==> flow/design.v <==
`timescale 1ns / 1ps
module mat_mul #
	(
        parameter integer DIM_LOG = 2,     
        parameter integer DIM = 2**DIM_LOG,
        parameter integer SIZE = DIM*DIM,
        parameter integer SIZE_LOG = 2*DIM_LOG,
        parameter integer DATA_WIDTH = 32
    )
    (
		input wire  s00_axi_aclk,
		input wire  s00_axi_aresetn,
		output wire  s00_axis_tready,
		input wire [DATA_WIDTH-1 : 0] s00_axis_tdata,
		input wire  s00_axis_tlast,
        input wire  s00_axis_tvalid,
		output wire  m00_axis_tvalid,
        output wire [DATA_WIDTH-1 : 0] m00_axis_tdata,
        output wire [(DATA_WIDTH/8)-1 : 0] m00_axis_tstrb,
        output wire  m00_axis_tlast,
        input wire  m00_axis_tready,
        input wire sel,
        input wire start
    );
	reg busy;               
	reg item_done;          
	reg matrix_done;        
	reg start_transfer;     
	reg transfer;           
	reg last_transfer;      
	reg mac_enable;         
    reg [DATA_WIDTH-1 : 0] mem_A [0 : SIZE-1];  
    reg [DATA_WIDTH-1 : 0] mem_B [0 : SIZE-1];  
    reg [DATA_WIDTH-1 : 0] mem_R [0 : SIZE-1];  
    reg [DATA_WIDTH-1 : 0] mat_A;    
    reg [DATA_WIDTH-1 : 0] mat_B;    
    reg [DATA_WIDTH-1 : 0] mat_R;    
    reg [SIZE_LOG-1 : 0] addr_stream_in;     
    reg [SIZE_LOG-1 : 0] addr_stream_out;    
    wire [SIZE_LOG-1 : 0] addr_A;    
    wire [SIZE_LOG-1 : 0] addr_B;    
    reg [SIZE_LOG-1 : 0] addr_R;     
    reg [DIM_LOG-1 : 0] row_cnt;     
    reg [DIM_LOG-1 : 0] col_cnt;     
    reg [DIM_LOG-1 : 0] tmp_cnt;     
    wire [DATA_WIDTH-1 : 0] mad;     
    reg [DATA_WIDTH-1 : 0] mac;      
    assign s00_axis_tready = !busy && !transfer && !start_transfer;  
    always @ (posedge s00_axi_aclk) begin
        if (!s00_axi_aresetn || s00_axis_tlast)
            addr_stream_in <= 0;
        else if (s00_axis_tready && s00_axis_tvalid)  
            addr_stream_in <= addr_stream_in + 1 ;  
    end
    always @ (posedge s00_axi_aclk) begin 
        if (!busy && !transfer && !start_transfer && s00_axis_tready && s00_axis_tvalid && !sel)  
            mem_A [addr_stream_in] <= s00_axis_tdata;
        if (busy)  
            mat_A <= mem_A [addr_A];
    end
    always @ (posedge s00_axi_aclk) begin
        if (!busy && !transfer && !start_transfer && s00_axis_tready && s00_axis_tvalid && sel)  
            mem_B [addr_stream_in] <= s00_axis_tdata;
        if (busy)  
            mat_B <= mem_B [addr_B];
    end
    assign m00_axis_tstrb = 4'hf;    
    assign m00_axis_tdata = mat_R;        
    assign m00_axis_tlast = last_transfer;        
    assign m00_axis_tvalid = transfer;       
    wire load_R = start_transfer || (transfer && m00_axis_tready && !last_transfer);
    always @ (posedge s00_axi_aclk) begin
        if (!s00_axi_aresetn || busy )  
            addr_stream_out <= 0;
        else if (load_R)  
            addr_stream_out <= addr_stream_out + 1 ;  
    end
    always @ (posedge s00_axi_aclk) begin
        if (!s00_axi_aresetn)
            start_transfer <= 0;
        else
            start_transfer <= matrix_done ;  
    end
    always @ (posedge s00_axi_aclk) begin
        if (!s00_axi_aresetn || (last_transfer && m00_axis_tready) )  
            transfer <= 0;
        else if (start_transfer)  
            transfer <= 1;
    end
    always @ (posedge s00_axi_aclk) begin
        if (!s00_axi_aresetn)
            last_transfer <= 0;
        else if (load_R)
            last_transfer <= (addr_stream_out == SIZE - 1) ;
        else if (transfer && m00_axis_tready)
            last_transfer <= 0;  
    end
    always @ (posedge s00_axi_aclk) begin
        if (item_done)  
            mem_R [addr_R] <= mad;  
        if (load_R)  
            mat_R <= mem_R [addr_stream_out];
    end
    always @ (posedge s00_axi_aclk) begin
        if (!s00_axi_aresetn || matrix_done )  
            busy <= 0;
        else if (start)  
            busy <= 1'b1;
    end
    always @ (posedge s00_axi_aclk) begin
        if (!s00_axi_aresetn)
            item_done <= 0;
        else
            item_done <= (tmp_cnt == DIM - 1) ;  
    end
    always @ (posedge s00_axi_aclk) begin
        if (!s00_axi_aresetn)
            matrix_done <= 0;
        else
            matrix_done <= (col_cnt == DIM-1) && (row_cnt == DIM-1) && (tmp_cnt == DIM-1) ;  
    end
    always @ (posedge s00_axi_aclk) begin
        if (!s00_axi_aresetn || (tmp_cnt == DIM ) || start )  
            tmp_cnt <= 0;
        else if (busy)  
            tmp_cnt <= tmp_cnt + 1;
    end
    always @ (posedge s00_axi_aclk) begin
        if (!s00_axi_aresetn || col_cnt==DIM && tmp_cnt==DIM || start )  
            col_cnt <= 0;
        else if (tmp_cnt==DIM -1 && col_cnt<DIM)  
            col_cnt <= col_cnt + 1;
    end
    always @ (posedge s00_axi_aclk) begin
        if (!s00_axi_aresetn || row_cnt==DIM && col_cnt==DIM && tmp_cnt==DIM || start )  
            row_cnt <= 0;
        else if (tmp_cnt==DIM -1 && col_cnt==DIM-1 && row_cnt<DIM)  
            row_cnt <= row_cnt + 1;
    end
    assign addr_A = row_cnt * DIM + tmp_cnt ;  
    assign addr_B = tmp_cnt * DIM + col_cnt ;  
    always @ (posedge s00_axi_aclk) begin
        if (!s00_axi_aresetn || start)
            addr_R <= 0;
        else if (item_done)  
            addr_R <= addr_R + 1;  
    end
    assign mad = mat_A * mat_B + mac;
    always @ (posedge s00_axi_aclk) begin
       if (!s00_axi_aresetn || item_done || start )  
           mac <= 0;
       else if (mac_enable)
           mac <= mad ;  
    end
    always @ (posedge s00_axi_aclk) begin
       if (!s00_axi_aresetn)
           mac_enable <= 0;
       else
           mac_enable <= busy ;  
    end
endmodule
Step by step through the tools: mat_mul --
What the tools print for mat_mul, step after step. Line numbers count from 1 in the design file above. Operators carry their Yosys type and port widths (W data, S select, Z words). Library cell names are shortened. Not given: --
Design: design top mat_mul, clock port s00_axi_aclk, library sky130hd, library corner tt_025C_1v80

Word level --
Source: Yosys, flattened and elaborated, memories not mapped. Widths are those after wreduce. Registers that Yosys merges into a memory's read port (data or address) are not register bits. Print and check cells do not count. Equal cells are merged and count once. Memory sizes are those after Yosys's memory passes, which may raise the word count (mostly to a power of two), join words into wider ones and drop unused or constant bits.
Word-level totals: clocked read ports x word width 96, word-level cells 72, flip-flop bits (word level) 57, input bits 39, output and inout bits 39, memories 3, bits in writable memories 1536
Memory list:
- mem_A | words 16, width 32, rd ports 1, write ports 1, RTL line 32 | reg [DATA_WIDTH-1 : 0] mem_A [0 : SIZE-1];
- mem_B | words 16, width 32, rd ports 1, write ports 1, RTL line 33 | reg [DATA_WIDTH-1 : 0] mem_B [0 : SIZE-1];
- mem_R | words 16, width 32, rd ports 1, write ports 1, RTL line 34 | reg [DATA_WIDTH-1 : 0] mem_R [0 : SIZE-1];
Operators by class: eq/ne operators 4, multipliers 1, add/sub/neg operators 9, multiplexer cells 11, order comparisons 2, reductions and logical operators 28
Operators by type and width (number):
- $mul A32 B32 Y32 | 1
- $mux W32 | 3
- $add A32 B32 Y32 | 1
- $logic_and A1 B1 Y1 | 13
- $add A4 B1 Y4 const B | 3
- $mux W4 | 3
- $logic_or A1 B1 Y1 | 8
- $add A4 B2 Y4 | 2
- $logic_not A1 Y1 | 6
- $add A2 B1 Y2 const B | 3
- $eq A2 B2 Y1 const B | 3
- $lt A2 B3 Y1 const B | 2
- $mux W1 | 5
- $eq A4 B4 Y1 const B | 1
- $reduce_bool A2 Y1 | 1

Depth --
Longest topological path by Yosys (ltp), each cell counted once; first at word level (registers and memories cut), then after technology mapping (sequential cells cut; the memories' decode and read muxes count).
Depth: word-level depth 6, ABC_AREA 0, gate-level depth with buffers 30, depth with buffers taken out 27

After synthesis --
The flow's flattened synthesis, as Yosys stat reports it; memories are mapped. The netlist is that of the ABC_AREA named above (0 if unset); the other value can give another one. The area totals of this step are shown rounded.
Cell types:
- edfxtp_1 | number 1632, total area 4.9E+04 sq um
- mux4_2 | number 480, total area 1.08E+04 sq um
- fa_1 | number 438, total area 8768.41 sq um
- and2_1 | number 310, total area 1939.36 sq um
- inv_1 | number 508, total area 1.91E+03 sq um
- ha_1 | number 136, total area 1.7E+03 sq um
- dfxtp_1 | number 57, total area 1.14E+03 sq um
- nand2_1 | number 275, total area 1032.24 sq um
- xnor2_1 | number 73, total area 639.363 sq um
- clkbuf_1 | number 144, total area 540.518 sq um
- nor2_1 | number 91, total area 341.578 sq um
- mux2i_1 | number 31, total area 310.298 sq um
- xor2_1 | number 27, total area 236.477 sq um
- buf_1 | number 42, total area 157.651 sq um
- a21oi_1 | number 31, total area 155.149 sq um
- buf_2 | number 29, total area 145.139 sq um
- a21o_1 | number 13, total area 97.594 sq um
- o21a_1 | number 8, total area 60.058 sq um
Not listed: further types 38, cells in them 93.
Synthesis totals: mapped area 80000 sq um, flip-flops 1689, buffers 219, standard cells after synthesis 4418, area of sequential cells 50000 sq um

Worst setup path after synthesis --
OpenSTA on the mapped netlist: ideal clock, no wires. The path of least setup slack (recovery checks aside). Input and output delay are each 20% of the period. Register names are those of the netlist, which keeps one name where synthesis merged equal registers.
Timing after synthesis: kind flip-flop to flip-flop, from reg mat_B[2], to mem mem_R[0][25], library setup time 0.297 ns, buffers on the path 3, clock period 10.0 ns, stages 27, path delay 7.370 ns, required time 9.703 ns, launch time at the first pin 0.000 ns, slack 2.630 ns, arrival time 7.073 ns, synthesis period reached 7.37 ns
"path delay" = arrival - input delay + setup time. "stages": output pins that drive a net of the path, with the launching flip-flop's if there is one; two outputs of one cell count as two. "synthesis period reached" = period - worst setup slack (recovery checks aside). The figure is calculated, with input and output delays left at 20% of the set period. Between the ends stands the longest chain of elaborated cells between them, by number of cells; it is not shown to be the way that was timed. Of several equally long chains one is given. A line is the first line of the expression or statement that the cell stems from. Yosys adds cells for indexed reads and writes and turns some case tables into memories.
Between the ends, after synthesis: cell sequence edfxtp_1 clkbuf_1 clkbuf_1 and2_1 fa_1 fa_1 fa_1 inv_1 fa_1 inv_1 fa_1 fa_1 fa_1 inv_1 fa_1 inv_1 ha_1 buf_2 nand4_1 or2_1 nor2_1 a21oi_1 a21boi_0 o21a_1 o21ai_1 and2b_1 xnor2_1, cells in the longest elaborated chain 3, elaborated cells between the ends (all ways) 3, RTL lines with such cells 2, classes of those cells add/sub (1); mul (1); mux (1)
Ends and longest elaborated chain, after synthesis:
- from (decl) | RTL line 36 | reg [DATA_WIDTH-1 : 0] mat_B;
- $mul A32 B32 Y32 | RTL line 148 | assign mad = mat_A * mat_B + mac;
- $add A32 B32 Y32 | RTL line 148
- $mux W32 | RTL line 99 | if (item_done)
- to (decl) | RTL line 34 | reg [DATA_WIDTH-1 : 0] mem_R [0 : SIZE-1];

Path in the finished layout --
From the final timing report of record 1: the path of least setup slack in the routed layout; clock arrival at registers is part of the times.
Timing post-layout: kind flip-flop to flip-flop, from reg mat_A[24], to mem mem_R[14][29], stages 25, launch time at the first pin 0.83 ns, buffers on the path 2, slack 2.55 ns, required time 10.59 ns, library setup time 0.24 ns, clock period 10.0 ns, arrival time 8.04 ns
Between the ends stands the longest chain of elaborated cells between them, by number of cells; it is not shown to be the way that was timed. Of several equally long chains one is given.
Between the ends, post-layout: cell sequence edfxtp_1 nand2_1 fa_1 fa_1 inv_1 fa_1 inv_1 fa_1 inv_1 fa_1 inv_1 fa_1 fa_1 fa_1 inv_2 ha_4 a21o_1 a21oi_2 nand2b_1 a21oi_2 a21oi_4 buf_6 o41ai_4 xnor2_4 clkbuf_16, cells in the longest elaborated chain 3, elaborated cells between the ends (all ways) 3, RTL lines with such cells 2, classes of those cells add/sub (1); mul (1); mux (1)
Ends and longest elaborated chain, post-layout:
- from (decl) | RTL line 35 | reg [DATA_WIDTH-1 : 0] mat_A;
- $mul A32 B32 Y32 | RTL line 148 | assign mad = mat_A * mat_B + mac;
- $add A32 B32 Y32 | RTL line 148
- $mux W32 | RTL line 99 | if (item_done)
- to (decl) | RTL line 34 | reg [DATA_WIDTH-1 : 0] mem_R [0 : SIZE-1];
Some nets on the timed path still bear RTL names; the line given drives or declares the net.
Nets with RTL names, path post-layout (RTL line):
- mad[29] | 148

Subject: flow runs of mat_mul

Hi,

mat_mul through Yosys and OpenROAD on sky130hd: 6 stored runs, unordered, with their settings and measured results. The constraints put input and output delay at 20% of the set period each and load the outputs with 0.01 pF.
"clock period achieved" = clock period - worst setup slack. The figure is calculated, with input and output delays left at 20% of the set period.
By "time used up by the worst setup path" is meant the share of the clock period that the worst setup path is allowed (20% is reserved at inputs, 20% at outputs), minus its slack. Clock arrival times at its registers enter into it.
The results are shown rounded.

* Record 1 | settings: CELL_PAD_IN_SITES_GLOBAL_PLACEMENT 3; CORE_ASPECT_RATIO 1.14; CORE_UTILIZATION 40; GPL_ROUTABILITY_DRIVEN 0; GPL_TIMING_DRIVEN 1; MAX_ROUTING_LAYER met4; MIN_ROUTING_LAYER met2; PLACE_DENSITY 0.6; SETUP_SLACK_MARGIN 2.97; SLEW_MARGIN 15; period_ns 10.0; CAP_MARGIN 20; CORE_MARGIN 2 | results: overall die area 200000 sq um; worst-case hold slack 0.40 ns; post-layout utilization 0.47; chip area after synthesis (Yosys) 80000 sq um; sum of negative setup slack 0.000 ns; lowest setup slack 2.6 ns; std-cell area (final layout) 92000 sq um; time used up by the worst setup path 7.45 ns; worst setup path type flip-flop to flip-flop; clock period achieved 7.449 ns
* Record 2 | settings: CORE_UTILIZATION 40; PLACE_DENSITY 0.6; period_ns 5.61; CAP_MARGIN 20; CORE_MARGIN 2; SLEW_MARGIN 20 | results: overall die area 200000 sq um; worst-case hold slack 0.40 ns; post-layout utilization 0.47; chip area after synthesis (Yosys) 80000 sq um; sum of negative setup slack -400 ns; lowest setup slack -1.5 ns; std-cell area (final layout) 93000 sq um; time used up by the worst setup path 7.13 ns; worst setup path type flip-flop to flip-flop; clock period achieved 7.126 ns
* Record 3 | settings: CORE_UTILIZATION 40; PLACE_DENSITY 0.6; period_ns 8.65; CAP_MARGIN 20; CORE_MARGIN 2; SLEW_MARGIN 20 | results: overall die area 200000 sq um; worst-case hold slack 0.40 ns; post-layout utilization 0.45; chip area after synthesis (Yosys) 80000 sq um; sum of negative setup slack 0.000 ns; lowest setup slack 0.85 ns; std-cell area (final layout) 90000 sq um; time used up by the worst setup path 7.80 ns; worst setup path type flip-flop to flip-flop; clock period achieved 7.796 ns
* Record 4 | settings: CELL_PAD_IN_SITES_GLOBAL_PLACEMENT 1; CORE_ASPECT_RATIO 0.94; CORE_UTILIZATION 18; CTS_CLUSTER_SIZE 68; GPL_ROUTABILITY_DRIVEN 0; GPL_TIMING_DRIVEN 1; MIN_ROUTING_LAYER met1; PLACE_DENSITY 0.82; SETUP_SLACK_MARGIN -0.11; TNS_END_PERCENT 30; period_ns 15.0; CAP_MARGIN 20; CORE_MARGIN 2; SLEW_MARGIN 20 | results: overall die area 450000 sq um; worst-case hold slack 0.39 ns; post-layout utilization 0.21; chip area after synthesis (Yosys) 80000 sq um; sum of negative setup slack 0.000 ns; lowest setup slack 6.3 ns; std-cell area (final layout) 93000 sq um; time used up by the worst setup path 8.70 ns; worst setup path type flip-flop to flip-flop; clock period achieved 8.700 ns
* Record 5 | settings: CORE_UTILIZATION 40; PLACE_DENSITY 0.6; period_ns 10.0; CAP_MARGIN 20; CORE_MARGIN 2; SLEW_MARGIN 20 | results: overall die area 200000 sq um; worst-case hold slack 0.41 ns; post-layout utilization 0.45; chip area after synthesis (Yosys) 80000 sq um; sum of negative setup slack 0.000 ns; lowest setup slack 1.5 ns; std-cell area (final layout) 89000 sq um; time used up by the worst setup path 8.52 ns; worst setup path type flip-flop to flip-flop; clock period achieved 8.522 ns
* Record 6 | settings: ABC_AREA 0; CELL_PAD_IN_SITES_DETAIL_PLACEMENT 2; CELL_PAD_IN_SITES_GLOBAL_PLACEMENT 2; CORE_UTILIZATION 47; SLEW_MARGIN 5; period_ns 7.07; CAP_MARGIN 20; CORE_MARGIN 2 | results: overall die area 170000 sq um; worst-case hold slack 0.46 ns; post-layout utilization 0.55; chip area after synthesis (Yosys) 80000 sq um; sum of negative setup slack -27 ns; lowest setup slack -0.33 ns; std-cell area (final layout) 92000 sq um; time used up by the worst setup path 7.40 ns; worst setup path type flip-flop to flip-flop; clock period achieved 7.395 ns

Regards
